==> flow/design.v <==
module cordic_dds # (
   parameter DW = 16,                
   parameter PIPE_DEPTH = 14,        
   parameter limP = 16'h4dba         
)
( 
   sin_o, cos_o, err_o,
   clk, phase_i
);
   input             clk;
   input [DW-1:0]    phase_i;        
   output [DW:0]     sin_o, cos_o;   
   output [DW:0]     err_o;          
   reg [DW:0] cos_r, sin_o_r;
   reg [DW:0] x[PIPE_DEPTH:0];
   reg [DW:0] y[PIPE_DEPTH:0];
   reg [DW:0] z[PIPE_DEPTH:0];
   reg [1:0] quadrant [PIPE_DEPTH:0];
   wire [DW:0] atan_rom[PIPE_DEPTH:0];
   assign atan_rom[0] = 8189;
   assign atan_rom[1] = 4834;
   assign atan_rom[2] = 2554;
   assign atan_rom[3] = 1296;
   assign atan_rom[4] = 650;
   assign atan_rom[5] = 325;
   assign atan_rom[6] = 162;
   assign atan_rom[7] = 81;
   assign atan_rom[8] = 40;
   assign atan_rom[9] = 20;
   assign atan_rom[10] = 10;
   assign atan_rom[11] = 5;
   assign atan_rom[12] = 2;
   assign atan_rom[13] = 1;
   assign atan_rom[14] = 0;
   always @ (posedge clk) begin  
      x[0] <= {1'b0, limP};
      y[0] <= 0;
      z[0] <= {3'b0, phase_i[DW-1-2:0]};  
   end
   always @ (posedge clk) begin  
      x[1] <= x[0] - y[0];
      y[1] <= x[0] + y[0];
      z[1] <= z[0] - atan_rom[0];  
   end
   generate
      genvar k;
      for(k=1; k<PIPE_DEPTH; k=k+1) begin
         always @ (posedge clk) begin
            if (z[k][DW]) begin  
               x[k+1] <= x[k] + {{k{y[k][DW]}},y[k][DW:k]};  
               y[k+1] <= y[k] - {{k{x[k][DW]}},x[k][DW:k]};  
               z[k+1] <= z[k] + atan_rom[k];
            end else begin
               x[k+1] <= x[k] - {{k{y[k][DW]}},y[k][DW:k]};
               y[k+1] <= y[k] + {{k{x[k][DW]}},x[k][DW:k]};
               z[k+1] <= z[k] - atan_rom[k];
            end
         end
      end
   endgenerate
   always @ (posedge clk) begin
      quadrant[0] <= phase_i[DW-1:DW-2];
   end
   generate
      genvar j;
      for(j=0; j<PIPE_DEPTH; j=j+1) begin
         always @ (posedge clk) begin
            quadrant[j+1] <= quadrant[j];
         end
      end
   endgenerate
   always @ (posedge clk)
      case(quadrant[PIPE_DEPTH])
         2'b00: begin
            cos_r <= x[PIPE_DEPTH];  
            sin_o_r <= y[PIPE_DEPTH];  
         end
         2'b01: begin
            cos_r <= ~(y[PIPE_DEPTH]) + 1'b1;  
            sin_o_r <= x[PIPE_DEPTH];  
         end
         2'b10: begin
            cos_r <= ~(x[PIPE_DEPTH]) + 1'b1;  
            sin_o_r <= ~(y[PIPE_DEPTH]) + 1'b1;  
         end
         2'b11: begin
            cos_r <= y[PIPE_DEPTH];  
            sin_o_r <= ~(x[PIPE_DEPTH]) + 1'b1;  
         end
      endcase
   assign cos_o = cos_r;
   assign sin_o = sin_o_r;
   assign err_o = z[PIPE_DEPTH];
endmodule
Ticket comment

Step by step through the tools: cordic_dds
Each step is given for the RTL above and for the edited RTL.
"before" refers to lines of the RTL above, "after" to lines of the edited file.
"diff" is "after" less "before", of the values as shown; "rel_change_pct" is that difference over "before", in percent.
Library cell names are shortened.
{"block": "setup", "top": "cordic_dds", "clock": "clk", "lib": "sky130hd", "corner": "tt_025C_1v80"}

Edit of the RTL
The edit as a unified diff against the file above.
The edit is scripted: it alters the design's behaviour and was not made to optimise anything.
begin of diff
@@ -12,5 +12,5 @@
    output [DW:0]     sin_o, cos_o;   
    output [DW:0]     err_o;          
-   reg [DW:0] cos_r, sin_o_r;
+   reg [DW-1:0] cos_r, sin_o_r;
    reg [DW:0] x[PIPE_DEPTH:0];
    reg [DW:0] y[PIPE_DEPTH:0];
end of diff

Word-level counts
Yosys after proc, flatten, opt, wreduce and memory -nomap, before mapping. Enables and synchronous resets that opt folds into registers are not counted as muxes. Print and check cells are not counted. Equal cells are merged and count once.
{"block": "bits", "item": "mem_count", "before": 0, "after": 0, "diff": 0}
{"block": "bits", "item": "clocked_rd_ports_x_width", "before": 0, "after": 0, "diff": 0}
{"block": "bits", "item": "register_bits", "before": 752, "after": 748, "diff": -4, "rel_change_pct": -0.53}
{"block": "bits", "item": "ram_bits", "before": 0, "after": 0, "diff": 0}
{"block": "bits", "item": "latch_bits", "before": 0, "after": 0, "diff": 0}
{"block": "bits", "item": "mem_bits_ro", "before": 0, "after": 0, "diff": 0}
{"block": "bits", "item": "out_inout_bits", "before": 51, "after": 51, "diff": 0, "rel_change_pct": 0.00}
{"block": "op_classes", "item": "logic", "before": 2, "after": 2, "diff": 0, "rel_change_pct": 0.00}
{"block": "op_classes", "item": "n_reduce_logical", "before": 1, "after": 1, "diff": 0, "rel_change_pct": 0.00}
{"block": "op_classes", "item": "mux", "before": 41, "after": 41, "diff": 0, "rel_change_pct": 0.00}
{"block": "op_classes", "item": "multipliers", "before": 0, "after": 0, "diff": 0}
{"block": "op_classes", "item": "add_sub_neg", "before": 77, "after": 77, "diff": 0, "rel_change_pct": 0.00}
{"block": "op_classes", "item": "div_mod_pow", "before": 0, "after": 0, "diff": 0}
{"block": "op_classes", "item": "eq_ne", "before": 3, "after": 3, "diff": 0, "rel_change_pct": 0.00}
{"block": "op_classes", "item": "n_shift", "before": 0, "after": 0, "diff": 0}
{"block": "op_classes", "item": "compare", "before": 0, "after": 0, "diff": 0}
{"block": "ops", "operator": "two-way mux 17 bit", "before": 37, "after": 35, "diff": -2, "rel_change_pct": -5.41}
{"block": "ops", "operator": "adder 17 bit", "before": 22, "after": 20, "diff": -2, "rel_change_pct": -9.09}
{"block": "ops", "operator": "subtractor 17 bit", "before": 22, "after": 20, "diff": -2, "rel_change_pct": -9.09}
{"block": "ops", "operator": "adder 17 x 1 -> 17 bit (second input constant)", "before": 3, "after": 1, "diff": -2, "rel_change_pct": -66.67}
{"block": "ops", "operator": "NOT 17 bit", "before": 2, "after": 0, "diff": -2, "rel_change_pct": -100.00}
{"block": "ops", "operator": "case mux 17 bit (select 4 bit)", "before": 2, "after": 0, "diff": -2, "rel_change_pct": -100.00}
{"block": "ops", "operator": "adder 16 x 1 -> 16 bit (second input constant)", "before": 0, "after": 2, "diff": 2}
{"block": "ops", "operator": "adder 16 bit", "before": 0, "after": 2, "diff": 2}
{"block": "ops", "operator": "two-way mux 16 bit", "before": 0, "after": 2, "diff": 2}
{"block": "ops", "operator": "NOT 16 bit", "before": 0, "after": 2, "diff": 2}
{"block": "ops", "operator": "case mux 16 bit (select 4 bit)", "before": 0, "after": 2, "diff": 2}
{"block": "ops", "operator": "subtractor 16 bit", "before": 0, "after": 2, "diff": 2}
Operator kinds equal on both sides are left out: 32.

Longest topological paths
Longest topological path by Yosys (ltp), each cell counted once; first at word level (registers and memories cut), then after technology mapping (sequential cells cut; the memories' decode and read muxes count).
{"block": "depth", "item": "word_depth", "before": 3, "after": 3, "diff": 0, "rel_change_pct": 0.00}
{"block": "depth", "item": "abc_area", "before": "0", "after": "0"}
{"block": "depth", "item": "ltp_mapped", "before": 17, "after": 16, "diff": -1, "rel_change_pct": -5.88}

Netlist
The flow's flattened synthesis, as Yosys stat reports it; memories are mapped. The netlist is that of the ABC_AREA named above (0 if unset); the other value can give another one.
{"block": "synth_totals", "item": "flip_flops", "before": 718, "after": 714, "diff": -4, "rel_change_pct": -0.56}
{"block": "synth_totals", "item": "yosys_area_um2", "before": 43683.1, "after": 44716.6, "diff": 1033.5, "rel_change_pct": 2.37}
{"block": "synth_totals", "item": "seqArea_um2", "before": 14373.8, "after": 14293.7, "diff": -80.1, "rel_change_pct": -0.56}
{"block": "synth_totals", "item": "stdcells", "before": 4873, "after": 5020, "diff": 147, "rel_change_pct": 3.02}
{"block": "synth_totals", "item": "n_buf", "before": 61, "after": 65, "diff": 4, "rel_change_pct": 6.56}
{"block": "by_type", "type": "xnor2_1", "before": 442, "after": 401, "diff": -41, "rel_change_pct": -9.28}
{"block": "by_type", "type": "a21o_1", "before": 189, "after": 157, "diff": -32, "rel_change_pct": -16.93}
{"block": "by_type", "type": "a21oi_1", "before": 495, "after": 464, "diff": -31, "rel_change_pct": -6.26}
{"block": "by_type", "type": "nor3_1", "before": 116, "after": 147, "diff": 31, "rel_change_pct": 26.72}
{"block": "by_type", "type": "o21a_1", "before": 72, "after": 103, "diff": 31, "rel_change_pct": 43.06}
{"block": "by_type", "type": "nor2_1", "before": 406, "after": 431, "diff": 25, "rel_change_pct": 6.16}
{"block": "by_type", "type": "a211oi_1", "before": 40, "after": 60, "diff": 20, "rel_change_pct": 50.00}
{"block": "by_type", "type": "o31a_1", "before": 6, "after": 23, "diff": 17, "rel_change_pct": 283.33}
{"block": "by_type", "type": "o21ai_0", "before": 279, "after": 263, "diff": -16, "rel_change_pct": -5.73}
{"block": "by_type", "type": "nand2_1", "before": 227, "after": 243, "diff": 16, "rel_change_pct": 7.05}
{"block": "by_type", "type": "or3_1", "before": 25, "after": 41, "diff": 16, "rel_change_pct": 64.00}
{"block": "by_type", "type": "and2_1", "before": 13, "after": 28, "diff": 15, "rel_change_pct": 115.38}
{"block": "by_type", "type": "a31oi_1", "before": 50, "after": 62, "diff": 12, "rel_change_pct": 24.00}
{"block": "by_type", "type": "a21boi_0", "before": 12, "after": 23, "diff": 11, "rel_change_pct": 91.67}
{"block": "by_type", "type": "o21bai_1", "before": 62, "after": 52, "diff": -10, "rel_change_pct": -16.13}
{"block": "by_type", "type": "mux2i_1", "before": 24, "after": 33, "diff": 9, "rel_change_pct": 37.50}
{"block": "by_type", "type": "nor2b_1", "before": 48, "after": 56, "diff": 8, "rel_change_pct": 16.67}
{"block": "by_type", "type": "a31o_2", "before": 5, "after": 13, "diff": 8, "rel_change_pct": 160.00}
Cell types equal on both sides are left out: 8.
Not every row of either side is listed.

Worst setup path after synthesis
Source: OpenSTA report_checks on the synthesized netlist (no wires, ideal clock, input and output delay 20% of the period each), path of least setup slack; recovery checks are left aside. Register names are those of the netlist, which keeps one name where synthesis merged equal registers.
{"block": "synth_path", "item": "path_kind", "before": "register to register", "after": "register to register"}
{"block": "synth_path", "item": "start", "before": "register z[4][16]", "after": "register z[11][16]"}
{"block": "synth_path", "item": "end", "before": "register y[5][16]", "after": "register x[12][14]"}
{"block": "synth_path", "item": "path_delay_ps", "before": 3502, "after": 3367, "diff": -135, "rel_change_pct": -3.85}
{"block": "synth_path", "item": "tclk_ps", "before": 5000, "after": 5000, "diff": 0, "rel_change_pct": 0.00}
{"block": "synth_path", "item": "arrival_time_ps", "before": 3384, "after": 3295, "diff": -89, "rel_change_pct": -2.63}
{"block": "synth_path", "item": "required_ps", "before": 4882, "after": 4928, "diff": 46, "rel_change_pct": 0.94}
{"block": "synth_path", "item": "path_buffers", "before": 2, "after": 2, "diff": 0, "rel_change_pct": 0.00}
{"block": "synth_path", "item": "setup_slack_ps", "before": 1498, "after": 1633, "diff": 135}
{"block": "synth_path", "item": "driving_pins", "before": 13, "after": 13, "diff": 0, "rel_change_pct": 0.00}
{"block": "synth_path", "item": "synth_period_reached_ps", "before": 3502, "after": 3367, "diff": -135, "rel_change_pct": -3.85}
"path_delay_ps" = arrival - input delay + setup time.
"driving_pins": output pins that drive a net of the path, with the launching flip-flop's if there is one; two outputs of one cell count as two.
"synth_period_reached_ps" is the clock period less the worst setup slack; recovery checks do not enter. This is arithmetic on one report: input and output delays are still those of the set period (20% each).
Between the ends stands the longest chain of elaborated cells between them, by number of cells; it is not shown to be the way that was timed. Of several equally long chains one is given.
Each line given opens the expression or statement behind the cell; cells for indexed reads and writes are added by Yosys, which also makes memories of some case tables.
{"block": "synth_between_before", "path_cell_list": "dfxtp_1 -> clkbuf_1 -> buf_1 -> mux2i_1 -> fa_1 -> a211o_1 -> a2111o_1 -> a31oi_1 -> o21ai_1 -> a21o_1 -> and4_4 -> o32a_1 -> xnor2_1", "elab_chain_len": 1, "cells_between": 1, "cone_lines": 1}
{"block": "synth_rtl_before", "item": "start: declaration", "line": 17, "text": "reg [DW:0] z[PIPE_DEPTH:0];"}
{"block": "synth_rtl_before", "item": "start: assignment", "line": 52, "text": "z[k+1] <= z[k] + atan_rom[k];"}
{"block": "synth_rtl_before", "item": "start: assignment", "line": 56, "text": "z[k+1] <= z[k] - atan_rom[k];"}
{"block": "synth_rtl_before", "item": "two-way mux 17 bit", "line": 49, "text": "if (z[k][DW]) begin"}
{"block": "synth_rtl_before", "item": "end: assignment", "line": 51, "text": "y[k+1] <= y[k] - {{k{x[k][DW]}},x[k][DW:k]};"}
{"block": "synth_rtl_before", "item": "end: assignment", "line": 55, "text": "y[k+1] <= y[k] + {{k{x[k][DW]}},x[k][DW:k]};"}
{"block": "synth_rtl_before", "item": "end: declaration", "line": 16, "text": "reg [DW:0] y[PIPE_DEPTH:0];"}
{"block": "synth_between_after", "path_cell_list": "dfxtp_1 -> clkbuf_1 -> inv_1 -> clkbuf_1 -> a21oi_1 -> ha_1 -> or2_2 -> a2111oi_0 -> nor4b_1 -> or3_1 -> o31a_1 -> nor2_1 -> xnor2_1", "elab_chain_len": 1, "cells_between": 1, "cone_lines": 1}
{"block": "synth_rtl_after", "item": "start: declaration", "line": 17, "text": "reg [DW:0] z[PIPE_DEPTH:0];"}
{"block": "synth_rtl_after", "item": "start: assignment", "line": 52, "text": "z[k+1] <= z[k] + atan_rom[k];"}
{"block": "synth_rtl_after", "item": "start: assignment", "line": 56, "text": "z[k+1] <= z[k] - atan_rom[k];"}
{"block": "synth_rtl_after", "item": "two-way mux 17 bit", "line": 49, "text": "if (z[k][DW]) begin"}
{"block": "synth_rtl_after", "item": "end: assignment", "line": 50, "text": "x[k+1] <= x[k] + {{k{y[k][DW]}},y[k][DW:k]};"}
{"block": "synth_rtl_after", "item": "end: assignment", "line": 54, "text": "x[k+1] <= x[k] - {{k{y[k][DW]}},y[k][DW:k]};"}
{"block": "synth_rtl_after", "item": "end: declaration", "line": 15, "text": "reg [DW:0] x[PIPE_DEPTH:0];"}

Path in the finished layout
Path of least setup slack in the final report of each run of set A (OpenROAD, finished layout, wires in). Where an end is a register, its clock arrival counts in the times.
The path's times are printed in steps of 10 ps; the period is the one set.
{"block": "layout_path", "item": "path_kind", "before": "register to register", "after": "register to register"}
{"block": "layout_path", "item": "start", "before": "register y[4][4]", "after": "register y[10][12]"}
{"block": "layout_path", "item": "end", "before": "register x[5][15]", "after": "register x[11][14]"}
{"block": "layout_path", "item": "tclk_ps", "before": 4000, "after": 4000, "diff": 0, "rel_change_pct": 0.00}
{"block": "layout_path", "item": "setup_slack_ps", "before": 350, "after": 340, "diff": -10}
{"block": "layout_path", "item": "arrival_time_ps", "before": 4160, "after": 4210, "diff": 50, "rel_change_pct": 1.20}
{"block": "layout_path", "item": "path_buffers", "before": 1, "after": 0, "diff": -1, "rel_change_pct": -100.00}
{"block": "layout_path", "item": "driving_pins", "before": 15, "after": 13, "diff": -2, "rel_change_pct": -13.33}
{"block": "layout_path", "item": "required_ps", "before": 4510, "after": 4550, "diff": 40, "rel_change_pct": 0.89}
Between the ends stands the longest chain of elaborated cells between them, by number of cells; it is not shown to be the way that was timed. Of several equally long chains one is given.
{"block": "layout_between_before", "path_cell_list": "dfxtp_1 -> inv_1 -> ha_1 -> nor3b_1 -> nor2_1 -> xnor2_1 -> ha_1 -> or2_2 -> o41ai_2 -> buf_4 -> o21ai_0 -> or4_1 -> a31oi_1 -> o21ai_0 -> xor2_1", "elab_chain_len": 2, "cells_between": 3, "cone_lines": 3}
{"block": "layout_rtl_before", "item": "start: declaration", "line": 16, "text": "reg [DW:0] y[PIPE_DEPTH:0];"}
{"block": "layout_rtl_before", "item": "start: assignment", "line": 51, "text": "y[k+1] <= y[k] - {{k{x[k][DW]}},x[k][DW:k]};"}
{"block": "layout_rtl_before", "item": "start: assignment", "line": 55, "text": "y[k+1] <= y[k] + {{k{x[k][DW]}},x[k][DW:k]};"}
{"block": "layout_rtl_before", "item": "subtractor 17 bit", "line": 54, "text": "x[k+1] <= x[k] - {{k{y[k][DW]}},y[k][DW:k]};"}
{"block": "layout_rtl_before", "item": "two-way mux 17 bit", "line": 49, "text": "if (z[k][DW]) begin"}
{"block": "layout_rtl_before", "item": "end: assignment", "line": 50, "text": "x[k+1] <= x[k] + {{k{y[k][DW]}},y[k][DW:k]};"}
{"block": "layout_rtl_before", "item": "end: assignment", "line": 54}
{"block": "layout_rtl_before", "item": "end: declaration", "line": 15, "text": "reg [DW:0] x[PIPE_DEPTH:0];"}
{"block": "layout_between_after", "path_cell_list": "dfxtp_1 -> nor4_1 -> nand2_1 -> ha_1 -> a21oi_1 -> ha_1 -> or2_2 -> a2111oi_0 -> nor4b_1 -> or3_1 -> o31a_1 -> nor2_1 -> xnor2_1", "elab_chain_len": 2, "cells_between": 3, "cone_lines": 3}
{"block": "layout_rtl_after", "item": "start: declaration", "line": 16, "text": "reg [DW:0] y[PIPE_DEPTH:0];"}
{"block": "layout_rtl_after", "item": "start: assignment", "line": 51, "text": "y[k+1] <= y[k] - {{k{x[k][DW]}},x[k][DW:k]};"}
{"block": "layout_rtl_after", "item": "start: assignment", "line": 55, "text": "y[k+1] <= y[k] + {{k{x[k][DW]}},x[k][DW:k]};"}
{"block": "layout_rtl_after", "item": "subtractor 17 bit", "line": 54, "text": "x[k+1] <= x[k] - {{k{y[k][DW]}},y[k][DW:k]};"}
{"block": "layout_rtl_after", "item": "two-way mux 17 bit", "line": 49, "text": "if (z[k][DW]) begin"}
{"block": "layout_rtl_after", "item": "end: assignment", "line": 50, "text": "x[k+1] <= x[k] + {{k{y[k][DW]}},y[k][DW:k]};"}
{"block": "layout_rtl_after", "item": "end: assignment", "line": 54}
{"block": "layout_rtl_after", "item": "end: declaration", "line": 15, "text": "reg [DW:0] x[PIPE_DEPTH:0];"}

Layout results
Runs of the flow (Yosys, OpenROAD) on both versions; the two runs of a pair have the same settings. The constraints put input and output delay at 20% of the set period each and load the outputs with 0.01 pF.
{"block": "flow_settings_set_A", "CORE_UTILIZATION": 40, "period_ns": 4.0, "CAP_MARGIN": 20, "CORE_MARGIN": 2, "SLEW_MARGIN": 20}
{"block": "measured_set_A", "item": "final_setup_tns_ps", "before": 0, "after": 0, "diff": 0}
{"block": "measured_set_A", "item": "ws_hold_ps", "before": 306, "after": 322, "diff": 16}
{"block": "measured_set_A", "item": "clock_period_reached_ps", "before": 3648, "after": 3658, "diff": 10, "rel_change_pct": 0.27}
{"block": "measured_set_A", "item": "util_pct", "before": 45.3, "after": 45.1, "diff": -0.2}
{"block": "measured_set_A", "item": "synthesis_area_um2", "before": 43683.1, "after": 44716.6, "diff": 1033.5, "rel_change_pct": 2.37}
{"block": "measured_set_A", "item": "dieArea_um2", "before": 111867.0, "after": 114481.0, "diff": 2614.0, "rel_change_pct": 2.34}
{"block": "measured_set_A", "item": "ws_setup_ps", "before": 352, "after": 342, "diff": -10}
{"block": "flow_settings_set_B", "ABC_AREA": 0, "CAP_MARGIN": 35, "CORE_MARGIN": 10, "CORE_UTILIZATION": 35, "CTS_CLUSTER_DIAMETER": 309, "GPL_ROUTABILITY_DRIVEN": 1, "GPL_TIMING_DRIVEN": 0, "MIN_ROUTING_LAYER": "met1", "PLACE_DENSITY_LB_ADDON": 0.29, "SETUP_SLACK_MARGIN": 0.68, "SLEW_MARGIN": 5, "period_ns": 4.01}
{"block": "measured_set_B", "item": "final_setup_tns_ps", "before": 0, "after": 0, "diff": 0}
{"block": "measured_set_B", "item": "ws_hold_ps", "before": 320, "after": 320, "diff": 0}
{"block": "measured_set_B", "item": "clock_period_reached_ps", "before": 3376, "after": 3291, "diff": -85, "rel_change_pct": -2.52}
{"block": "measured_set_B", "item": "util_pct", "before": 41.2, "after": 40.5, "diff": -0.7}
{"block": "measured_set_B", "item": "synthesis_area_um2", "before": 43683.1, "after": 44716.6, "diff": 1033.5, "rel_change_pct": 2.37}
{"block": "measured_set_B", "item": "dieArea_um2", "before": 139342.0, "after": 142457.0, "diff": 3115.0, "rel_change_pct": 2.24}
{"block": "measured_set_B", "item": "ws_setup_ps", "before": 634, "after": 719, "diff": 85}
"clock_period_reached_ps" means the clock period less the worst setup slack. The figure is calculated, with input and output delays left at 20% of the set period.
